==> flow/design.v <==
module alu #(
	parameter DATA_WIDTH = 32,
	parameter INST_WIDTH = 4
)(
	input                   i_clk,
	input                   i_rst_n,
	input  [DATA_WIDTH-1:0] i_data_a,
	input  [DATA_WIDTH-1:0] i_data_b,
	input  [INST_WIDTH-1:0] i_inst,
	input                   i_valid,
	output [DATA_WIDTH-1:0] o_data,
	output                  o_overflow,
	output                  o_valid
);
	reg [DATA_WIDTH - 1:0] o_data_r, o_data_w;
	reg o_overflow_r, o_overflow_w;
	reg o_valid_r, o_valid_w;
	reg [2 * DATA_WIDTH - 1:0] o_mul_temp;
	integer i;
	assign o_data = o_data_r;
	assign o_overflow = o_overflow_r;
	assign o_valid = o_valid_r;
	always @(*) begin
		if (i_valid) begin
			case (i_inst)
				4'd0: begin
					o_data_w = i_data_a + i_data_b;
					if (i_data_a[DATA_WIDTH - 1] && i_data_b[DATA_WIDTH - 1] && ~o_data_w[DATA_WIDTH - 1]) begin
						o_overflow_w = 1;
					end
					else if (~i_data_a[DATA_WIDTH - 1] && ~i_data_b[DATA_WIDTH - 1] && o_data_w[DATA_WIDTH - 1]) begin
						o_overflow_w = 1;
					end
					else begin
						o_overflow_w = 0;
					end
					o_valid_w = 1;
				end
				4'd1: begin
					o_data_w = i_data_a - i_data_b;
					if (~i_data_a[DATA_WIDTH - 1] && i_data_b[DATA_WIDTH - 1] && o_data_w[DATA_WIDTH - 1]) begin
						o_overflow_w = 1;
					end
					else if (i_data_a[DATA_WIDTH - 1] && ~i_data_b[DATA_WIDTH - 1] && ~o_data_w[DATA_WIDTH - 1]) begin
						o_overflow_w = 1;
					end
					else begin
						o_overflow_w = 0;
					end
					o_valid_w = 1;
				end
				4'd2: begin
					o_data_w = i_data_a * i_data_b;
					if ((i_data_a[DATA_WIDTH - 1] == i_data_b[DATA_WIDTH - 1]) && o_data_w[DATA_WIDTH - 1]) begin
						o_overflow_w = 1;
					end
					else if ((i_data_a[DATA_WIDTH - 1] != i_data_b[DATA_WIDTH - 1]) && ~o_data_w[DATA_WIDTH - 1]) begin
						o_overflow_w = 1;
					end
					else begin
						o_overflow_w = 0;
					end
					o_valid_w = 1;
				end
				4'd3: begin
					if (~i_data_a[DATA_WIDTH - 1] && i_data_b[DATA_WIDTH - 1]) begin
						o_data_w = i_data_a;
					end
					else if (i_data_a[DATA_WIDTH - 1] && ~i_data_b[DATA_WIDTH - 1]) begin
						o_data_w = i_data_b;
					end
					else if (i_data_a > i_data_b) begin
						o_data_w = i_data_a;
					end
					else begin
						o_data_w = i_data_b;
					end
					o_overflow_w = 0;
					o_valid_w = 1;
				end
				4'd4: begin
					if (~i_data_a[DATA_WIDTH - 1] && i_data_b[DATA_WIDTH - 1]) begin
						o_data_w = i_data_b;
					end
					else if (i_data_a[DATA_WIDTH - 1] && ~i_data_b[DATA_WIDTH - 1]) begin
						o_data_w = i_data_a;
					end
					else if (i_data_a < i_data_b) begin
						o_data_w = i_data_a;
					end
					else begin
						o_data_w = i_data_b;
					end
					o_overflow_w = 0;
					o_valid_w = 1;
				end
				4'd5: begin
					{o_overflow_w, o_data_w} = i_data_a + i_data_b;
					o_valid_w = 1;
				end
				4'd6: begin
					o_data_w = i_data_a - i_data_b;
					if (i_data_a < i_data_b) begin
						o_overflow_w = 1;
					end
					else begin
						o_overflow_w = 0;
					end
					o_valid_w = 1;
				end
				4'd7: begin
					o_mul_temp = i_data_a * i_data_b;
					o_overflow_w = 0;
					for (i = DATA_WIDTH; i < 2 * DATA_WIDTH; i = i + 1) begin
						if (o_mul_temp[i]) begin
							o_overflow_w = 1;
						end
					end
					o_data_w = o_mul_temp[DATA_WIDTH - 1:0];
					o_valid_w = 1;
				end
				4'd8: begin
					if (i_data_a > i_data_b) begin
						o_data_w = i_data_a;
					end
					else begin
						o_data_w = i_data_b;
					end
					o_overflow_w = 0;
					o_valid_w = 1;
				end
				4'd9: begin
					if (i_data_a < i_data_b) begin
						o_data_w = i_data_a;
					end
					else begin
						o_data_w = i_data_b;
					end
					o_overflow_w = 0;
					o_valid_w = 1;
				end
				4'd10: begin
					o_data_w = i_data_a & i_data_b;
					o_overflow_w = 0;
					o_valid_w = 1;
				end
				4'd11: begin
					o_data_w = i_data_a | i_data_b;
					o_overflow_w = 0;
					o_valid_w = 1;
				end
				4'd12: begin
					o_data_w = (i_data_a & ~i_data_b) | (~i_data_a & i_data_b);
					o_overflow_w = 0;
					o_valid_w = 1;
				end
				4'd13: begin
					o_data_w = ~i_data_a;
					o_overflow_w = 0;
					o_valid_w = 1;
				end
				4'd14: begin
					for (i = 0; i < DATA_WIDTH; i = i + 1) begin
						o_data_w[i] = i_data_a[DATA_WIDTH - 1 - i];
					end
					o_overflow_w = 0;
					o_valid_w = 1;
				end
				default: begin
					o_overflow_w = 0;
					o_data_w = 0;
					o_valid_w = 1;
				end
			endcase
		end
		else begin
			o_overflow_w = 0;
			o_data_w = 0;
			o_valid_w = 0;
		end
	end
	always @(posedge i_clk or negedge i_rst_n) begin
		if (~i_rst_n) begin
			o_data_r <= 0;
			o_overflow_r <= 0;
			o_valid_r <= 0;
		end
		else begin
			o_data_r <= o_data_w;
			o_overflow_r <= o_overflow_w;
			o_valid_r <= o_valid_w;
		end
	end
endmodule
# Step by step through the tools: alu
# Tool output for the design above, in the order of the flow.
# Line numbers count from 1 in the design file above.
# Operators carry their Yosys type and port widths (W data, S select, Z words).
# Cell names lack the library's common part.
# A cell with - has no value.
# setup
top_module	alu
clock_port	i_clk
lib	sky130hd
corner	tt_025C_1v80

# Word-level counts
# Counts by Yosys on the flattened word-level netlist (proc, flatten, opt, wreduce; memories kept). Register bits leave out memories and registers merged into their read ports (data or address); mux counts leave out enables and synchronous resets folded into registers. Print and check cells are left out.
# bits
ff_bits	34
output_inout_bits	34
elab_cells	131
# op_classes
addsub	3
mul	2
n_cmp	2
equal	16
mux	81
logic	12
reduce_logical	12
# op_table
operator	count
$mul A32 B32 Y64	1
$mul A32 B32 Y32	1
$pmux W1 S14	32
$mux W32	7
$and A32 B32 Y32	3
$or A32 B32 Y32	2
$not A32 Y32	2
$mux W1	41
$add A32 B32 Y33	1
$add A32 B32 Y32	1
$sub A32 B32 Y32	1
$gt A32 B32 Y1	1
$lt A32 B32 Y1	1
$eq A4 B4 Y1 const B	7
$eq A4 B3 Y1 const B	4
$logic_and A1 B1 Y1	10
$eq A4 B2 Y1 const B	2
$pmux W1 S6	1
$not A1 Y1	5
$eq A4 B1 Y1 const B	1
$logic_not A4 Y1	1
$reduce_or A2 Y1	1
$eq A1 B1 Y1	1
$ne A1 B1 Y1	1

# Logic depth
# Depth = most cells in a row (Yosys ltp): at word level without a register or memory, in the mapped netlist without a sequential cell, where the memories' decode and read muxes count.
# depth
depth_word	35
ABC_AREA	0
depth_mapped	36
ltp_nobuf	32

# Netlist
# Source: synth_stat.txt of the flow (Yosys; design flattened, memories mapped). It holds for the ABC_AREA given above (unset counts as 0); a run with the other value may have another netlist.
# by_type
cell_type	count
fa_1	898
ha_1	361
inv_1	967
nor2_1	929
nand2_1	390
a21oi_1	222
clkbuf_1	249
dfrtp_1	34
o21ai_0	159
o221ai_1	43
xnor2_1	39
buf_1	61
a221oi_1	25
a211oi_1	29
a21o_1	28
xor2_1	24
o31ai_1	27
a31oi_1	30
# Not listed: further types 61, cells in them 446.
# mapped
stdcells	4961
area_um2	40106.0
seqArea_um2	850.8
ffs	34
buf_cells	318

# Worst setup path after synthesis
# Source: OpenSTA report_checks on the synthesized netlist (no wires, ideal clock, input and output delay 20% of the period each), path of least setup slack; recovery checks are left aside. Register names are those of the netlist, which keeps one name where synthesis merged equal registers.
# synth_path
kind	input -> register
startpoint	in i_data_b[11]
endpoint	reg o_overflow_r
period_ns	12.0
setup_ns	0.129
arrival_ns	10.240
required_time_ns	11.871
slack_ns	1.631
delay_ns	7.969
path_stages	28
synth_period_reached_ns	10.369
# "delay_ns" = arrival - input delay + setup time.
# "path_stages": output pins that drive a net of the path, with the launching flip-flop's if there is one; two outputs of one cell count as two.
# "synth_period_reached_ns" is the clock period less the worst setup slack; recovery checks do not enter. This is arithmetic on one report: input and output delays are still those of the set period (20% each).
# Between the ends stands the longest chain of elaborated cells between them, by number of cells; it is not shown to be the way that was timed. Of several equally long chains one is given.
# A line is the first line of the expression or statement that the cell stems from. Yosys adds cells for indexed reads and writes and turns some case tables into memories.
# synth_between
path_cell_list	clkbuf_1 -> inv_1 -> clkbuf_1 -> buf_1 -> nor2_1 -> fa_1 -> inv_1 -> fa_1 -> fa_1 -> fa_1 -> fa_1 -> inv_1 -> fa_1 -> fa_1 -> fa_1 -> ha_1 -> nand2_1 -> nor4_1 -> inv_1 -> or4_1 -> o21ai_2 -> a31o_4 -> xor2_1 -> or4_1 -> nor4_1 -> and4_1 -> and4_1 -> o22ai_1
elab_chain_cells	35
cells_between	56
# synth_lines
item	line_no	rtl
from (decl)	8	input [DATA_WIDTH-1:0] i_data_b,
$mul A32 B32 Y64	112	o_mul_temp = i_data_a * i_data_b;
$mux W1 (32 in a row)	115	if (o_mul_temp[i]) begin
$pmux W1 S6	25	case (i_inst)
$mux W1	24	if (i_valid) begin
to (assign)	185	o_overflow_r <= 0;
to (assign)	190	o_overflow_r <= o_overflow_w;
to (decl)	16	reg o_overflow_r, o_overflow_w;

# Worst path after layout
# From the final timing report of record 2: the path of least setup slack in the routed layout; clock arrival at registers is part of the times.
# layout_path
kind	input -> register
startpoint	in i_data_b[22]
endpoint	reg o_overflow_r
period_ns	12.9
setup_ns	0.14
arrival_ns	13.77
required_time_ns	13.05
slack_ns	-0.72
path_stages	31
# Between the ends stands the longest chain of elaborated cells between them, by number of cells; it is not shown to be the way that was timed. Of several equally long chains one is given.
# layout_between
path_cell_list	clkdlybuf4s50_1 -> inv_1 -> clkbuf_1 -> clkdlybuf4s15_2 -> nor2_1 -> fa_1 -> inv_1 -> fa_1 -> inv_1 -> fa_1 -> inv_1 -> fa_1 -> inv_1 -> fa_1 -> fa_1 -> fa_1 -> fa_1 -> ha_1 -> a21oi_1 -> o21ai_0 -> a211oi_2 -> nor2b_1 -> nor2_1 -> o21ai_2 -> a31o_4 -> xor2_1 -> or4_1 -> nor4_1 -> and4_1 -> and4_1 -> o22ai_1
elab_chain_cells	35
cells_between	56
# layout_lines
item	line_no	rtl
from (decl)	8	input [DATA_WIDTH-1:0] i_data_b,
$mul A32 B32 Y64	112	o_mul_temp = i_data_a * i_data_b;
$mux W1 (32 in a row)	115	if (o_mul_temp[i]) begin
$pmux W1 S6	25	case (i_inst)
$mux W1	24	if (i_valid) begin
to (assign)	185	o_overflow_r <= 0;
to (assign)	190	o_overflow_r <= o_overflow_w;
to (decl)	16	reg o_overflow_r, o_overflow_w;

# Module alu, platform sky130hd: 4 stored runs of the flow (Yosys, OpenROAD) with differing settings, in no particular order. Input and output delays are each 20% of the period that was set; the output load is 0.01 pF.
# "period_reached_ns" means the clock period less the worst setup slack. The figure is calculated, with input and output delays left at 20% of the set period.
# A setting shown as n/a is not set for that run.
# A result given as n/a is not shown for that run.
stored run	CELL_PAD_IN_SITES_DETAIL_PLACEMENT	CELL_PAD_IN_SITES_GLOBAL_PLACEMENT	CORE_ASPECT_RATIO	CORE_UTILIZATION	MAX_ROUTING_LAYER	MIN_ROUTING_LAYER	PLACE_DENSITY	SETUP_SLACK_MARGIN	period_ns	CAP_MARGIN	CORE_MARGIN	SLEW_MARGIN	CTS_CLUSTER_DIAMETER	CTS_CLUSTER_SIZE	GPL_TIMING_DRIVEN	PLACE_DENSITY_LB_ADDON	TNS_END_PERCENT	ABC_AREA	GPL_ROUTABILITY_DRIVEN	setup_ws_ns	final_cell_area_um2	period_reached_ns	final_die_area_um2	synthArea_um2	setup_tns_ns
record 1	1	0	1.13	47	met4	met2	0.75	0.89	7.67	20	2	20	n/a	n/a	n/a	n/a	n/a	n/a	n/a	n/a	n/a	n/a	n/a	n/a	n/a
record 2	n/a	1	n/a	22	n/a	n/a	n/a	-0.61	12.9	20	7	5	33	95	0	0.23	25	n/a	n/a	-0.722	45177.1	13.622	194450.0	40106.0	-0.722
record 3	2	2	1.63	65	met4	met1	n/a	n/a	6.55	20	5	40	144	n/a	n/a	0.25	65	1	n/a	n/a	n/a	n/a	n/a	n/a	n/a
record 4	n/a	1	0.97	70	n/a	n/a	0.81	1.48	7.63	20	9	20	n/a	n/a	n/a	n/a	15	n/a	0	n/a	n/a	n/a	n/a	n/a	n/a
# Record 1: not finished: routing ended with error GRT-0116
# Record 3: not finished: placement ended with error FLW-0024
# Record 4: not finished: placement ended with error GPL-0301
